==> flow/design.v <==
module RstGen(
    input           clk,
    input           asrst_n,
    output wire     srst_n
);
reg  asrst_n_d1, asrst_n_d2;
always @(posedge clk or negedge asrst_n) begin
    if (!asrst_n) begin
        asrst_n_d1 <= 1'b0;
        asrst_n_d2 <= 1'b0;
    end
    else begin
        asrst_n_d1 <= asrst_n;
        asrst_n_d2 <= asrst_n_d1;
    end
end
assign srst_n = asrst_n_d2;
endmodule
module RoundRobinArbiter(
    input wire clk,
    input wire asrst,            
    input wire en,
    input wire [2:0] req_vld,
    output reg [2:0] o_grant
);
reg [2:0] last_grant;            
always @(*) begin
    if (en)
        case (last_grant)
            'b001: begin
                if      (req_vld[1]) o_grant = 3'b010;
                else if (req_vld[2]) o_grant = 3'b100;
                else if (req_vld[0]) o_grant = 3'b001;
                else                 o_grant = 3'b000;
            end
            'b010: begin
                if      (req_vld[2]) o_grant = 3'b100;
                else if (req_vld[0]) o_grant = 3'b001;
                else if (req_vld[1]) o_grant = 3'b010;
                else                 o_grant = 3'b000;
            end
            'b100: begin
                if      (req_vld[0]) o_grant = 3'b001;
                else if (req_vld[1]) o_grant = 3'b010;
                else if (req_vld[2]) o_grant = 3'b100;
                else                 o_grant = 3'b000;
            end
            default: o_grant <= 3'b000;
        endcase
    else
        o_grant <= 3'b000;
end
always @(posedge clk or posedge asrst) begin
    if (asrst) last_grant <= 'b100;
    else if (en && (| req_vld)) begin
        last_grant <= o_grant;
    end
end
endmodule
module SyncFIFO #(
    parameter DEPTH = 192,
    parameter WIDTH = 8
)(
    input                           clk,
    input                           asrst,   
    input                           wren,    
    input           [WIDTH-1:0]     wrdata,  
    output   wire                   full,    
    input                           rden,    
    output   reg    [WIDTH-1:0]     rddata,  
    output   wire                   empty    
);
localparam ADDR_WIDTH = $clog2(DEPTH);       
reg  [WIDTH-1:0] mem [0:DEPTH-1];            
reg  [ADDR_WIDTH-1:0] wrptr;                 
reg  [ADDR_WIDTH-1:0] rdptr;
reg  [ADDR_WIDTH:0] cnt;                     
always @(posedge clk or posedge asrst) begin
    if (asrst) begin
        rdptr  <= 'd0;
        rddata <= 'd0;
    end 
    else if (rden && !empty) begin
        rddata <= mem[rdptr];
        if (rdptr < DEPTH - 1) 
            rdptr <= rdptr + 'd1;
        else rdptr <= 'd0;
    end
end
always @(posedge clk or posedge asrst) begin
    if (asrst) begin
        wrptr <= 'd0;
    end 
    else if (wren && !full) begin
        mem[wrptr] <= wrdata;
        if (wrptr < DEPTH - 1) 
            wrptr <= wrptr + 'd1;
        else wrptr <= 'd0;
    end
end
always @(posedge clk or posedge asrst) begin
    if (asrst) 
        cnt <= 'd0;
    else if ((wren && !full) && !(rden && !empty))
        cnt <= cnt + 'd1;
    else if (!(wren && !full) && (rden && !empty))
        cnt <= cnt - 'd1;
end
assign full = (cnt == DEPTH);
assign empty = (cnt == 0);
endmodule
module SyncFIFO_Bypass #(
    parameter   DEPTH = 8,
    parameter   WIDTH = 64
)(
    input                       CLK,
    input                       Reset,       
    input                       i_WrEn,      
    input       [WIDTH-1:0]     i_WrData,    
    output wire                 o_Valid,     
    output wire [WIDTH-1:0]     o_Data,
    input                       i_Grant,
    output wire                 o_Grant
);
wire                    fifo_wren, fifo_rden;
wire                    fifo_empty;
wire  [WIDTH-1:0]       fifo_wrdata, fifo_rddata;
reg   [WIDTH-1:0]       i_WrData_reg;        
reg                     i_Grant_reg;         
reg                     fifo_empty_reg;      
always @(posedge CLK) begin
    i_WrData_reg <= i_WrData;
    i_Grant_reg  <= i_Grant;
    fifo_empty_reg <= fifo_empty;
end
assign o_Valid = i_Grant_reg;
assign fifo_wren = (i_WrEn && i_Grant && fifo_empty) ? 0 : i_WrEn;
assign fifo_wrdata = i_WrData;
assign fifo_rden = i_Grant;
assign o_Grant = fifo_empty ? i_WrEn : 1;
assign o_Data  = (i_Grant_reg && fifo_empty_reg) ? i_WrData_reg : fifo_rddata;
SyncFIFO #(
    .DEPTH      ( DEPTH         ),
    .WIDTH      ( WIDTH         )
)u_SyncFIFO(
    .clk        ( CLK           ),
    .asrst      ( Reset         ),
    .wren       ( fifo_wren     ),
    .wrdata     ( fifo_wrdata   ),
    .full       (               ),
    .rden       ( fifo_rden     ),
    .rddata     ( fifo_rddata   ),
    .empty      ( fifo_empty    )
);
endmodule
module PassC #(
    parameter WIDTH = 8
)(
    input                       CLK,
    input                       Reset,       
    input                       i_WrEn,      
    input       [WIDTH-1:0]     i_WrData,    
    output reg                  o_Valid,     
    output reg  [WIDTH-1:0]     o_Data,
    input                       i_Grant,
    output wire                 o_Grant
);
assign o_Grant = i_WrEn;
always @(posedge CLK or posedge Reset) begin
    if (Reset)
        o_Valid <= 'd0;
    else
        o_Valid <= i_Grant;
end
always @(posedge CLK or posedge Reset) begin
    if (Reset)
        o_Data  <= 'd0;
    else if (i_Grant)
        o_Data  <= i_WrData;
end
endmodule
module ArbTop #(
    parameter   FIFO_DEPTH = 8,
    parameter   WIDTH = 64
)(
    input                       CLK,
    input                       ASynReset_N,
    input                       i_DataValid_A, i_DataValid_B, i_DataValid_C,
    input       [WIDTH-1:0]     i_DataIn_A,    i_DataIn_B,    i_DataIn_C,
    input                       i_DataGrant_D,
    output wire                 o_DataValid_D,
    output wire [WIDTH-1:0]     o_DataOut_D,
    output wire                 o_DataGrant_A, o_DataGrant_B, o_DataGrant_C
);
wire                SynReset_N;
wire  [2:0]         arb_req, arb_grant;
wire                PassA_DataVld, PassB_DataVld, PassC_DataVld;
wire  [WIDTH-1:0]   PassA_Data,    PassB_Data,    PassC_Data;
assign {o_DataGrant_C, o_DataGrant_B, o_DataGrant_A} = arb_grant;
assign o_DataValid_D = (PassA_DataVld || PassB_DataVld || PassC_DataVld);
assign o_DataOut_D = PassA_DataVld ? PassA_Data :
                     PassB_DataVld ? PassB_Data :
                     PassC_DataVld ? PassC_Data :
                     0;
RstGen u_RstGen(
    .clk        ( CLK           ),
    .asrst_n    ( ASynReset_N   ),
    .srst_n     ( SynReset_N    )
);
RoundRobinArbiter u_RoundRobinArbiter(
    .clk        ( CLK           ),
    .asrst      ( ~SynReset_N   ),
    .en         ( i_DataGrant_D ),
    .req_vld    ( arb_req       ),
    .o_grant    ( arb_grant     )
);
SyncFIFO_Bypass #(
    .DEPTH      ( FIFO_DEPTH    ),
    .WIDTH      ( WIDTH         )
) u_PassA (
    .CLK        ( CLK           ),
    .Reset      ( ~SynReset_N   ),
    .i_Grant    ( arb_grant[0]  ),
    .i_WrEn     ( i_DataValid_A ),
    .i_WrData   ( i_DataIn_A    ),
    .o_Grant    ( arb_req[0]    ),
    .o_Valid    ( PassA_DataVld ),
    .o_Data     ( PassA_Data    )
);
SyncFIFO_Bypass #(
    .DEPTH      ( FIFO_DEPTH    ),
    .WIDTH      ( WIDTH         )
) u_PassB (
    .CLK        ( CLK           ),
    .Reset      ( ~SynReset_N   ),
    .i_Grant    ( arb_grant[1]  ),
    .i_WrEn     ( i_DataValid_B ),
    .i_WrData   ( i_DataIn_B    ),
    .o_Grant    ( arb_req[1]    ),
    .o_Valid    ( PassB_DataVld ),
    .o_Data     ( PassB_Data    )
);
PassC #(
    .WIDTH      ( WIDTH         )
)u_PassC (
    .CLK        ( CLK           ),
    .Reset      ( ~SynReset_N   ),
    .i_Grant    ( arb_grant[2]  ),
    .i_WrEn     ( i_DataValid_C ),
    .i_WrData   ( i_DataIn_C    ),
    .o_Grant    ( arb_req[2]    ),
    .o_Valid    ( PassC_DataVld ),
    .o_Data     ( PassC_Data    )
);
endmodule
; ---- From RTL to reports: ArbTop
; Tool output for the design above, in the order of the flow.
; Line numbers count from 1 in the design file above.
; Operators: Yosys type, input widths -> output width; for muxes data width and select width s.
; Library cell names are shortened.
; Not given: -
[design]
top_module = ArbTop
clk_port = CLK
cell_library = sky130hd
corner = tt_025C_1v80

; ---- Word level
; Counts by Yosys on the flattened word-level netlist (proc, flatten, opt, wreduce). Print and check cells are left out. Cells with the same type and inputs are merged into one.
[classes]
n_addsub = 8
equal = 33
cmp = 4
mux = 30
n_reduce_logical = 50
[ops]
columns = operator, n
row1 = $pmux 64 s8, 2
row2 = $mux 64, 5
row3 = $eq 3x3->1 const B, 17
row4 = $reduce_and 3->1, 16
row5 = $mux 3, 12
row6 = $eq 3x2->1 const B, 9
row7 = $mux 4, 4
row8 = $logic_and 1x1->1, 15
row9 = $eq 3x1->1 const B, 5
row10 = $add 3x1->3 const B, 4
row11 = $lt 3x3->1 const B, 4
row12 = $logic_not 3->1, 4
row13 = $pmux 3 s3, 1
row14 = $logic_not 1->1, 8
row15 = $add 4x1->4 const B, 2
row16 = $sub 4x1->4 const B, 2
row17 = $eq 4x4->1 const B, 2
row18 = $logic_not 4->1, 2
row19 = $mux 1, 5
row20 = $reduce_bool 2->1, 2
row21 = $reduce_or 3->1, 1
row22 = $logic_or 1x1->1, 2
row23 = $mux 2, 1
[bits]
regBits = 1374
elab_cells = 160

; ---- Logic depth
; Longest topological path by Yosys (ltp), each cell counted once; first at word level (registers and memories cut), then after technology mapping (sequential cells cut; the memories' decode and read muxes count).
[logic_depth]
word_depth = 15
ABC_AREA = 0
depth_mapped = 15
mapped_depth_nobuf = 11

; ---- Synthesis result
; Yosys stat after the flow's synthesis: flattened, memories mapped to cells. It holds for the ABC_AREA given above (unset counts as 0); a run with the other value may have another netlist.
; The area totals of this step are shown rounded.
[types]
columns = type, n
row1 = edfxtp_1, 1024
row2 = dfrtp_1, 217
row3 = mux2_2, 346
row4 = dfxtp_1, 132
row5 = a22o_1, 104
row6 = a222oi_1, 86
row7 = a221oi_1, 89
row8 = a22oi_1, 103
row9 = mux2i_1, 70
row10 = clkbuf_1, 159
row11 = a21oi_1, 114
row12 = a221o_1, 57
row13 = mux2_4, 26
row14 = ha_1, 28
row15 = nor2_1, 74
row16 = nand2_1, 72
row17 = a31oi_1, 41
row18 = a211o_1, 19
; Other cell types: 47; their cells: 236.
[mapped]
seq_area_mm2 = 0.0388
buf_cells = 202
yosys_area_mm2 = 0.0519
flip_flops = 1374
cell_count = 2997
; The figures by module come from a second, unflattened synthesis with its own total; it is not the netlist above.
[hier_totals]
cells_unflattened = 3222
area_unflattened_mm2 = 0.0532
; Rows give one instance, submodules left out.
[by_module]
columns = module, area_mm2, instances, n_cells, mod_seq_area_mm2
row1 = SyncFIFO, 0.022, 2, 1240, 0.0172
row2 = SyncFIFO_Bypass, 0.00217, 2, 139, 0.00132
row3 = PassC #(WIDTH=64), 0.00272, 1, 138, 0.00163
row4 = ArbTop, 0.00174, 1, 293, 0
row5 = RoundRobinArbiter, 0.000309, 1, 31, 0.0000763
row6 = RstGen, 0.00005, 1, 2, 0.00005

; ---- Path before layout
; Source: OpenSTA report_checks on the synthesized netlist (no wires, ideal clock, input and output delay 20% of the period each), path of least setup slack; recovery checks are left aside. Register names are those of the netlist, which keeps one name where synthesis merged equal registers.
[synth_timing]
kind = reg-to-reg
start = register u_RstGen.asrst_n_d2
end = register u_PassA.u_SyncFIFO.mem[1][0]
t_arrival_ps = 12377
t_required_ps = 5339
driving_pins = 3
setup_ps = 661
period_ps = 6000
path_slack_ps = -7038
delay_ps = 13038
t_first_pin_ps = 0
period_less_setup_slack_ps = 13038
; "delay_ps" is the arrival time less input delay plus setup time.
; "driving_pins": output pins that drive a net of the path, with the launching flip-flop's if there is one; two outputs of one cell count as two.
; "period_less_setup_slack_ps" = period - worst setup slack (recovery checks aside). The figure is calculated, with input and output delays left at 20% of the set period.
; Between the ends stands the longest chain of elaborated cells between them, by number of cells; it is not shown to be the way that was timed. Of several equally long chains one is given.
; Each line given opens the expression or statement behind the cell; cells for indexed reads and writes are added by Yosys, which also makes memories of some case tables.
[synth_between]
path_cell_list = dfrtp_1 -> nand2_1 -> o41ai_1
elab_chain_cells = 1
cells_between = 1
cone_lines = 0
[synth_rtl]
columns = item, line
row1 = from (decl), 6  ; reg  asrst_n_d1, asrst_n_d2;
row2 = from (assign), 10  ; asrst_n_d2 <= 1'b0;
row3 = from (assign), 14  ; asrst_n_d2 <= asrst_n_d1;
row4 = $reduce_and 3->1, -
row5 = to (assign), 95  ; mem[wrptr] <= wrdata;
row6 = to (decl), 74  ; reg  [WIDTH-1:0] mem [0:DEPTH-1];

; ---- Path in the finished layout
; From the final timing report of stored run 1: the path of least setup slack in the routed layout; clock arrival at registers is part of the times.
; The report prints the path's times to 10 ps; the period is as set.
[layout_timing]
kind = reg-to-output
start = register u_PassA.u_SyncFIFO.cnt[3]
end = output o_DataGrant_B
t_required_ps = 4800
period_ps = 6000
t_first_pin_ps = 740
t_arrival_ps = 3690
driving_pins = 6
path_slack_ps = 1110
; Between the ends stands the longest chain of elaborated cells between them, by number of cells; it is not shown to be the way that was timed. Of several equally long chains one is given.
; A register here has more assigning lines than the two given.
[layout_between]
path_cell_list = dfrtp_1 -> or4_1 -> a2111oi_4 -> nor2_1 -> nor3_1 -> clkdlybuf4s50_1
elab_chain_cells = 6
cells_between = 7
cone_lines = 7
[layout_rtl]
columns = item, line
row1 = from (decl), 77  ; reg  [ADDR_WIDTH:0] cnt;
row2 = from (assign), 105  ; cnt <= cnt + 'd1;
row3 = from (assign), 107  ; cnt <= cnt - 'd1;
row4 = $logic_not 4->1, 110  ; assign empty = (cnt == 0);
row5 = $mux 1, 140  ; assign o_Grant = fifo_empty ? i_WrEn : 1;
row6 = $mux 3, 38  ; else if (req_vld[0]) o_grant = 3'b001;
row7 = $mux 3, 37  ; if      (req_vld[2]) o_grant = 3'b100;
row8 = $pmux 3 s3, 29  ; case (last_grant)
row9 = $mux 3, 28  ; if (en)
row10 = to (decl), 193  ; output wire                 o_DataGrant_A, o_DataGrant_B, o_DataGrant_C

; Record of 6 stored runs of the RTL-to-layout flow on ArbTop, platform sky130hd. The runs are unordered. Constraints: input delay and output delay 20% of the set period each, output load 0.01 pF.
; "achieved_period_ps" = clock period - worst setup slack. The figure is calculated, with input and output delays left at 20% of the set period.
; By "worst_path_allowed_less_slack_ps" is meant the share of the clock period that the worst setup path is allowed (20% is reserved at inputs, 20% at outputs), minus its slack. Clock arrival times at its registers enter into it.
; "total_power_uw" rests on the timing tool's default activity at the inputs, not on a simulated workload.
; "worst_path_allowed_less_slack_ps" is given in steps of 10 ps.
; Results are given in rounded form.

[stored run 1: settings]
CORE_MARGIN = 5
CORE_UTILIZATION = 40
CTS_CLUSTER_SIZE = 67
GPL_ROUTABILITY_DRIVEN = 0
period_ns = 6.0
CAP_MARGIN = 20
SLEW_MARGIN = 20
[stored run 1: results]
finalUtil_pct = 47.5
setup_ws_ps = 1110
setup_tns_ps = 0
achieved_period_ps = 4894
total_power_uw = 21800
layout_stdcell_area_mm2 = 0.0614
design.die.area_mm2 = 0.137
ys_area_mm2 = 0.0519
worst_path_allowed_less_slack_ps = 3690
worst_setup_path_type = reg-to-output

[stored run 2: settings]
ABC_AREA = 1
CAP_MARGIN = 25
CORE_MARGIN = 3
CORE_UTILIZATION = 43
CTS_CLUSTER_SIZE = 36
GPL_TIMING_DRIVEN = 0
PLACE_DENSITY_LB_ADDON = 0.2
SETUP_SLACK_MARGIN = 0.19
SLEW_MARGIN = 0
TNS_END_PERCENT = 90
period_ns = 4.93
[stored run 2: results]
finalUtil_pct = 52.5
setup_ws_ps = 349
setup_tns_ps = 0
achieved_period_ps = 4581
total_power_uw = 27700
layout_stdcell_area_mm2 = 0.0635
design.die.area_mm2 = 0.127
ys_area_mm2 = 0.0528
worst_path_allowed_less_slack_ps = 3590
worst_setup_path_type = reg-to-output

[stored run 3: settings]
CAP_MARGIN = 10
CELL_PAD_IN_SITES_GLOBAL_PLACEMENT = 2
CORE_ASPECT_RATIO = 1.84
CORE_UTILIZATION = 19
GPL_TIMING_DRIVEN = 1
PLACE_DENSITY_LB_ADDON = 0.06
SETUP_SLACK_MARGIN = 1.28
TNS_END_PERCENT = 85
period_ns = 6.1
CORE_MARGIN = 2
SLEW_MARGIN = 20
[stored run 3: results]
finalUtil_pct = 23.8
setup_ws_ps = 1440
setup_tns_ps = 0
achieved_period_ps = 4660
total_power_uw = 22800
layout_stdcell_area_mm2 = 0.0647
design.die.area_mm2 = 0.277
ys_area_mm2 = 0.0519
worst_path_allowed_less_slack_ps = 2220
worst_setup_path_type = input-to-output

[stored run 4: settings]
ABC_AREA = 1
CAP_MARGIN = 25
CELL_PAD_IN_SITES_GLOBAL_PLACEMENT = 1
CORE_MARGIN = 3
CORE_UTILIZATION = 43
CTS_CLUSTER_DIAMETER = 353
CTS_CLUSTER_SIZE = 87
GPL_ROUTABILITY_DRIVEN = 0
GPL_TIMING_DRIVEN = 0
MAX_ROUTING_LAYER = met5
PLACE_DENSITY_LB_ADDON = 0.2
SLEW_MARGIN = 0
TNS_END_PERCENT = 35
period_ns = 4.93
[stored run 4: results]
finalUtil_pct = 48.9
setup_ws_ps = 69
setup_tns_ps = 0
achieved_period_ps = 4861
total_power_uw = 20600
layout_stdcell_area_mm2 = 0.0592
design.die.area_mm2 = 0.127
ys_area_mm2 = 0.0528
worst_path_allowed_less_slack_ps = 3870
worst_setup_path_type = reg-to-output

[stored run 5: settings]
ABC_AREA = 1
CELL_PAD_IN_SITES_DETAIL_PLACEMENT = 1
CELL_PAD_IN_SITES_GLOBAL_PLACEMENT = 2
CORE_MARGIN = 5
CORE_UTILIZATION = 40
CTS_CLUSTER_SIZE = 67
GPL_ROUTABILITY_DRIVEN = 1
HOLD_SLACK_MARGIN = 0.07
SETUP_SLACK_MARGIN = 0.92
SLEW_MARGIN = 25
TNS_END_PERCENT = 10
period_ns = 6.0
CAP_MARGIN = 20
[stored run 5: results]
finalUtil_pct = 47.6
setup_ws_ps = 1250
setup_tns_ps = 0
achieved_period_ps = 4746
total_power_uw = 22700
layout_stdcell_area_mm2 = 0.0624
design.die.area_mm2 = 0.139
ys_area_mm2 = 0.0528
worst_path_allowed_less_slack_ps = 3550
worst_setup_path_type = reg-to-output

[stored run 6: settings]
CORE_UTILIZATION = 41
period_ns = 4.93
CAP_MARGIN = 20
CORE_MARGIN = 2
SLEW_MARGIN = 20
[stored run 6: results]
finalUtil_pct = 49.0
setup_ws_ps = 326
setup_tns_ps = 0
achieved_period_ps = 4604
total_power_uw = 26700
layout_stdcell_area_mm2 = 0.0616
design.die.area_mm2 = 0.129
ys_area_mm2 = 0.0519
worst_path_allowed_less_slack_ps = 3620
worst_setup_path_type = reg-to-output
